==> flow/design.v <==
`timescale 1ns/10ps
module ELA(clk, rst, ready, in_data, data_rd, req, wen, addr, data_wr, done);
	input				clk;
	input				rst;
	input				ready;
	input		[7:0]	in_data;
	input		[7:0]	data_rd;
	output reg			req;
	output reg			wen;
	output reg	[12:0]	addr;
	output reg	[7:0]	data_wr;
	output reg			done;
localparam IDLE = 3'd0, LOAD = 3'd1, OUT_PINK = 3'd2, OUT_BLUE = 3'd3, FINISH = 3'd4;
reg [2:0] state, next_state;
reg [5:0] count_row;
reg [6:0] count_column;
reg [7:0] U [0:127];	 
reg [7:0] L [0:127];	 
reg [7:0] D1, D2, D3;
integer i;
wire last_col = (count_column == 7'd127);
wire shift_in = (state == LOAD) || (state == OUT_PINK && !last_col);
wire rotate   = (state == OUT_BLUE);
function [7:0] avg;
	input [7:0] a, b;
	reg [8:0] s;
	begin
		s = {1'b0, a} + {1'b0, b};
		avg = s[8:1];
	end
endfunction
function [7:0] absd;
	input [7:0] a, b;
	begin
		absd = (a >= b) ? a - b : b - a;
	end
endfunction
always @(*) begin
	next_state = state;
	case(state)
		IDLE:     if(ready) next_state = LOAD;
		LOAD:     next_state = OUT_PINK;
		OUT_PINK: if(last_col) next_state = (count_row < 6'd2) ? LOAD : OUT_BLUE;
		OUT_BLUE: if(last_col) next_state = (count_row == 6'd32) ? FINISH : LOAD;
		default:  next_state = state;
	endcase
end
always @(posedge clk or posedge rst) begin
	if(rst) begin
		state <= IDLE;
		count_row <= 6'd0;
		count_column <= 7'd0;
	end
	else begin
		state <= next_state;
		if(state == LOAD)
			count_row <= count_row + 6'd1;
		if(state == OUT_PINK || state == OUT_BLUE)
			count_column <= count_column + 7'd1;
		else
			count_column <= 7'd0;
	end
end
always @(posedge clk) begin
	if(shift_in || rotate) begin
		for(i = 0; i < 127; i = i + 1) begin
			U[i] <= U[i + 1];
			L[i] <= L[i + 1];
		end
		U[127] <= rotate ? U[0] : L[0];
		L[127] <= rotate ? L[0] : in_data;
	end
	if(rotate) begin
		D1 <= absd(U[0], L[2]);
		D2 <= absd(U[1], L[1]);
		D3 <= absd(U[2], L[0]);
	end
end
reg [7:0] x, y, a, b, m, blue;
always @(*) begin
	x = U[0];
	y = L[0];
	if((D2 <= D1) && (D2 <= D3)) begin
		a = U[0]; b = L[0];
	end
	else if((D1 <= D2) && (D1 <= D3)) begin
		a = U[127]; b = L[1];
	end
	else begin
		a = U[1]; b = L[127];
	end
	if(count_column == 7'd0 || last_col) begin
		a = U[0]; b = L[0];
	end
	m = avg(a, b);
	if(((x >= m) && (x < y)) || ((x < m) && (x >= y)))
		blue = x;
	else if(((y >= m) && (y < x)) || ((y < m) && (y >= x)))
		blue = y;
	else
		blue = m;
end
always @(*) begin
	req = (state == LOAD);
	wen = (state == OUT_PINK) || (state == OUT_BLUE);
	done = (state == FINISH);
	addr = 13'd0;
	data_wr = 8'd0;
	if(state == OUT_PINK) begin
		addr = {count_row[4:0] - 5'd1, 1'b0, count_column};
		data_wr = L[127];
	end
	else if(state == OUT_BLUE) begin
		addr = {count_row[4:0] - 5'd2, 1'b1, count_column};
		data_wr = blue;
	end
end
endmodule
==> Tool chain data of ELA <==
What the tools print for ELA, step after step.
Line numbers count from 1 in the design file above.
Library cell names are shortened.
{ "design": {"top_module": "ELA", "clk_port": "clk", "cell_library": "sky130hd", "lib_corner": "tt_025C_1v80"} }

==> Elaborated design <==
Yosys after proc, flatten, opt, wreduce and memory -nomap, before mapping. Print and check cells are not counted. Equal cells are merged and count once.
{ "word_totals": {"in_bits": 19, "out_inout_bits": 24, "ff_bits": 2088, "wordCells": 340} }
{ "classes": {"n_cmp": 16, "add_sub_neg": 11, "eq_ne": 9, "reduce_and_logical": 18, "n_mux": 24} }
{ "op_table": {"columns": ["operator", "n"], "rows": [
  ["two-way mux 8 bit", 15],
  [">= comparator 8 bit", 7],
  ["subtractor 8 bit", 6],
  ["less-or-equal comparator 8 bit", 4],
  ["less-than comparator 8 bit", 4],
  ["two-way mux 13 bit", 2],
  ["parallel mux 3 bit (select 4 bit)", 1],
  ["two-way mux 3 bit", 4],
  ["adder 8 x 8 -> 9 bit", 1],
  ["logical AND 1 bit", 7],
  ["adder 7 x 1 -> 7 bit with constant B", 1],
  ["== test 7 bit with constant B", 1],
  ["zero test 7 bit", 1],
  ["two-way mux 7 bit", 1],
  ["logical OR 1 bit", 6],
  ["inequality test 2 bit with constant B", 3],
  ["== test 3 x 2 -> 1 bit with constant B", 2],
  ["adder 6 x 1 -> 6 bit with constant B", 1],
  ["less-than comparator 6 x 2 -> 1 bit with constant B", 1],
  ["== test 6 bit with constant B", 1],
  ["subtractor 5 x 1 -> 5 bit with constant B", 1],
  ["subtractor 5 x 2 -> 5 bit with constant B", 1],
  ["AND reduction 4 bit", 1],
  ["nonzero test 4 bit", 1],
  ["== test 3 x 1 -> 1 bit with constant B", 1],
  ["== test 3 bit with constant B", 1],
  ["zero test 3 bit", 1],
  ["two-way mux 2 bit", 1],
  ["zero test 1 bit", 1]
]} }

==> Logic depth <==
Longest topological path by Yosys (ltp), each cell counted once; first at word level (registers and memories cut), then after technology mapping (sequential cells cut; the memories' decode and read muxes count).
{ "logic_depth": {"ltp_word": 13, "abc_area": 0, "ltp_mapped": 25, "mapped_depth_nobuf": 24} }

==> After synthesis <==
The flow's flattened synthesis, as Yosys stat reports it; memories are mapped. The netlist is that of the ABC_AREA named above (0 if unset); the other value can give another one.
Totals and module areas in this step are rounded.
{ "by_type": {"columns": ["cell_type", "n", "area_total_um2"], "rows": [
  ["edfxtp_1", 2072, 6.22E+04],
  ["ha_1", 101, 1.26E+03],
  ["dfrtp_1", 17, 425.408],
  ["inv_1", 89, 334.07],
  ["a21oi_1", 63, 315.302],
  ["mux2i_1", 23, 230.221],
  ["nand2_1", 57, 213.955],
  ["nor2_1", 57, 213.955],
  ["o21ai_0", 39, 195.187],
  ["xnor2_1", 21, 183.926],
  ["a21o_1", 21, 157.651],
  ["mux2_2", 14, 157.651],
  ["fa_1", 7, 140.134],
  ["nor2b_1", 16, 100.096],
  ["xor2_1", 11, 96.342],
  ["mux2_4", 6, 90.086],
  ["nand4_1", 13, 81.328],
  ["o221ai_1", 8, 70.067]
]} }
Not listed: further types 55, cells in them 132.
{ "mapped": {"buf_cells": 16, "yosys_area_um2": 68000, "stdcells": 2767, "ffs": 2090} }

==> Path before layout <==
Source: OpenSTA report_checks on the synthesized netlist (no wires, ideal clock, input and output delay 20% of the period each), path of least setup slack; recovery checks are left aside. Register names are those of the netlist, which keeps one name where synthesis merged equal registers.
{ "synth_timing": {"path_kind": "register to register", "startpoint": "register state", "endpoint": "register L[0][0]", "setup_time_ns": 1.601, "tclk_ns": 8.5, "required_time_ns": 6.899, "t_arrival_ns": 25.363, "setup_slack_ns": -18.463, "path_delay_ns": 26.964, "n_path_buf": 1, "stages": 3, "synth_period_reached_ns": 26.963} }
"path_delay_ns" = arrival - input delay + setup time.
"stages": output pins that drive a net of the path, with the launching flip-flop's if there is one; two outputs of one cell count as two.
"synth_period_reached_ns" is the clock period less the worst setup slack; recovery checks do not enter. This is arithmetic on one report: input and output delays are still those of the set period (20% each).
An end named without its bit number is one bit of that signal or, where synthesis recoded a state register, one of its new flip-flops.
The rows between start and end are the longest chain of elaborated cells between them; the timing report does not say that the signal goes this way. Where chains are equally long, one stands for them.
Each line given opens the expression or statement behind the cell; cells for indexed reads and writes are added by Yosys, which also makes memories of some case tables.
{ "synth_between": {"cell_sequence": "dfrtp_1 > clkbuf_1 > or2_2", "elab_chain_cells": 4, "cone_cells": 6, "cone_classes": "3 x eq/ne; 3 x reduce/logical"} }
{ "synth_rtl": {"columns": ["item", "line", "text"], "rows": [
  ["start: declaration", 14, "reg [2:0] state, next_state;"],
  ["start: assignment", 50, "state <= IDLE;"],
  ["start: assignment", 55, "state <= next_state;"],
  ["== test 3 x 2 -> 1 bit", 22, "wire shift_in = (state == LOAD) || (state == OUT_PINK && !last_col);"],
  ["logical AND 1 bit", 22, null],
  ["logical OR 1 bit", 22, null],
  ["logical OR 1 bit", 65, "if(shift_in || rotate) begin"],
  ["end: assignment", 68, "L[i] <= L[i + 1];"],
  ["end: declaration", 18, "reg [7:0] L [0:127];"]
]} }

==> Path in the finished layout <==
Path of least setup slack in the final report of record 1 (OpenROAD, finished layout, wires in). Where an end is a register, its clock arrival counts in the times.
{ "layout_timing": {"path_kind": "register to output", "startpoint": "register D1[1]", "endpoint": "output port data_wr[1]", "stages": 28, "tclk_ns": 8.28, "required_time_ns": 6.62, "t_arrival_ns": 6.31, "n_path_buf": 4, "setup_slack_ns": 0.31} }
The rows between start and end are the longest chain of elaborated cells between them; the timing report does not say that the signal goes this way. Where chains are equally long, one stands for them.
{ "layout_between": {"cell_sequence": "edfxtp_1 > ha_1 > nor2b_4 > o211ai_4 > a21oi_2 > o22ai_4 > nand2_2 > buf_4 > nor2_1 > a21oi_1 > a21oi_2 > ha_1 > a21o_1 > a21oi_1 > xor2_1 > ha_1 > o21a_1 > o21ai_1 > or2b_2 > a41oi_2 > a211o_1 > o211ai_2 > mux2i_4 > buf_6 > mux2_4 > o221ai_4 > buf_4 > dlygate4sd2_1", "elab_chain_cells": 13, "cone_cells": 26, "cone_lines": 8, "cone_classes": "1 x add/sub; 7 x compare; 10 x mux; 8 x reduce/logical"} }
{ "layout_rtl": {"columns": ["item", "line", "text"], "rows": [
  ["start: declaration", 19, "reg [7:0] D1, D2, D3;"],
  ["start: assignment", 74, "D1 <= absd(U[0], L[2]);"],
  ["less-or-equal comparator 8 bit", 86, "else if((D1 <= D2) && (D1 <= D3)) begin"],
  ["logical AND 1 bit", 86, null],
  ["two-way mux 8 bit", 86, null],
  ["two-way mux 8 bit", 83, "if((D2 <= D1) && (D2 <= D3)) begin"],
  ["two-way mux 8 bit", 92, "if(count_column == 7'd0 || last_col) begin"],
  ["adder 8 x 8 -> 9 bit", 28, "s = {1'b0, a} + {1'b0, b};"],
  [">= comparator 8 bit", 98, "else if(((y >= m) && (y < x)) || ((y < m) && (y >= x)))"],
  ["logical AND 1 bit", 98, null],
  ["logical OR 1 bit", 98, null],
  ["two-way mux 8 bit", 98, null],
  ["two-way mux 8 bit", 96, "if(((x >= m) && (x < y)) || ((x < m) && (x >= y)))"],
  ["two-way mux 8 bit", 113, "else if(state == OUT_BLUE) begin"],
  ["two-way mux 8 bit", 109, "if(state == OUT_PINK) begin"],
  ["end: declaration", 11, "output reg [7:0] data_wr;"]
]} }

Wiki page: ELA / flow data

Record of 3 stored runs of the RTL-to-layout flow on ELA, platform sky130hd. The runs are unordered. Constraints: input delay and output delay 20% of the set period each, output load 0.01 pF.
"period_less_ws_ns" is the run's clock period less its worst setup slack. It is reckoned from that one timing run; input and output delays stay at 20% of the period that was set.
"worstPathTime_ns": the worst setup path's part of the clock period (all of it between registers, 20% less for each end at a port) less its slack. A launch clock that arrives late makes it longer, a capture clock that arrives late makes it shorter.
"power_total_mw" is the tool's figure for a default switching activity; nothing was simulated.
Measured values are rounded.

Record 1
==> flow/run.sh <==
#!/bin/bash
# the make line also repeats the synthesis and layout settings of config.mk as NAME=value (left out here)
make -C /OpenROAD-flow-scripts/flow DESIGN_CONFIG=/design/flow/config.mk WORK_HOME=/design/flow/orfs CLKGATE_MAP_FILE= finish
==> flow/config.mk <==
export PLATFORM = sky130hd
export DESIGN_NAME = ELA
export DESIGN_NICKNAME = ELA
export VERILOG_FILES = /design/flow/design.v
export SDC_FILE = /design/flow/constraint.sdc
export NUM_CORES = 4
export LEC_CHECK = 0
export CAP_MARGIN = 20
export CORE_MARGIN = 2
export CORE_UTILIZATION = 40
export SLEW_MARGIN = 20
==> flow/constraint.sdc <==
create_clock -name core_clock -period 8.28 [get_ports {clk}]
set_input_delay 1.6560 -clock core_clock [delete_from_list [all_inputs] [get_ports {clk}]]
set_output_delay 1.6560 -clock core_clock [all_outputs]
set_load 0.01 [all_outputs]

==> results of record 1, as JSON <==
{
  "tns_setup_ns": 0.000,
  "worstSetupSlack_ns": 0.31,
  "period_less_ws_ns": 7.965,
  "worstPathTime_ns": 6.31,
  "critical_path_kind": "register to output",
  "post_synth_area_um2": 68000,
  "power_total_mw": 20,
  "layout_utilization_pct": 46,
  "die_area_um2": 170000
}

Record 2
==> flow/run.sh <==
#!/bin/bash
# the make line also repeats the synthesis and layout settings of config.mk as NAME=value (left out here)
make -C /OpenROAD-flow-scripts/flow DESIGN_CONFIG=/design/flow/config.mk WORK_HOME=/design/flow/orfs CLKGATE_MAP_FILE= finish
==> flow/config.mk <==
export PLATFORM = sky130hd
export DESIGN_NAME = ELA
export DESIGN_NICKNAME = ELA
export VERILOG_FILES = /design/flow/design.v
export SDC_FILE = /design/flow/constraint.sdc
export NUM_CORES = 4
export LEC_CHECK = 0
export CAP_MARGIN = 35
export CORE_MARGIN = 2
export CORE_UTILIZATION = 40
export SLEW_MARGIN = 20
export TNS_END_PERCENT = 40
==> flow/constraint.sdc <==
create_clock -name core_clock -period 8.5 [get_ports {clk}]
set_input_delay 1.7000 -clock core_clock [delete_from_list [all_inputs] [get_ports {clk}]]
set_output_delay 1.7000 -clock core_clock [all_outputs]
set_load 0.01 [all_outputs]

==> results of record 2, as JSON <==
{
  "layout_utilization_pct": 46,
  "worstPathTime_ns": 6.57,
  "critical_path_kind": "register to output",
  "period_less_ws_ns": 8.265,
  "worstSetupSlack_ns": 0.23,
  "post_synth_area_um2": 68000,
  "tns_setup_ns": 0.000,
  "die_area_um2": 170000,
  "power_total_mw": 19
}

Record 3
==> flow/run.sh <==
#!/bin/bash
# the make line also repeats the synthesis and layout settings of config.mk as NAME=value (left out here)
make -C /OpenROAD-flow-scripts/flow DESIGN_CONFIG=/design/flow/config.mk WORK_HOME=/design/flow/orfs CLKGATE_MAP_FILE= finish
==> flow/config.mk <==
export PLATFORM = sky130hd
export DESIGN_NAME = ELA
export DESIGN_NICKNAME = ELA
export VERILOG_FILES = /design/flow/design.v
export SDC_FILE = /design/flow/constraint.sdc
export NUM_CORES = 4
export LEC_CHECK = 0
export CAP_MARGIN = 40
export CELL_PAD_IN_SITES_DETAIL_PLACEMENT = 1
export CORE_MARGIN = 2
export CORE_UTILIZATION = 40
export MAX_ROUTING_LAYER = met4
export MIN_ROUTING_LAYER = met2
export SETUP_SLACK_MARGIN = -0.37
export SLEW_MARGIN = 25
==> flow/constraint.sdc <==
create_clock -name core_clock -period 8.5 [get_ports {clk}]
set_input_delay 1.7000 -clock core_clock [delete_from_list [all_inputs] [get_ports {clk}]]
set_output_delay 1.7000 -clock core_clock [all_outputs]
set_load 0.01 [all_outputs]

==> results of record 3, as JSON <==
{
  "die_area_um2": 170000,
  "period_less_ws_ns": 8.563,
  "worstPathTime_ns": 6.86,
  "critical_path_kind": "register to output",
  "power_total_mw": 20,
  "tns_setup_ns": -0.086,
  "post_synth_area_um2": 68000,
  "worstSetupSlack_ns": -0.063,
  "layout_utilization_pct": 46
}
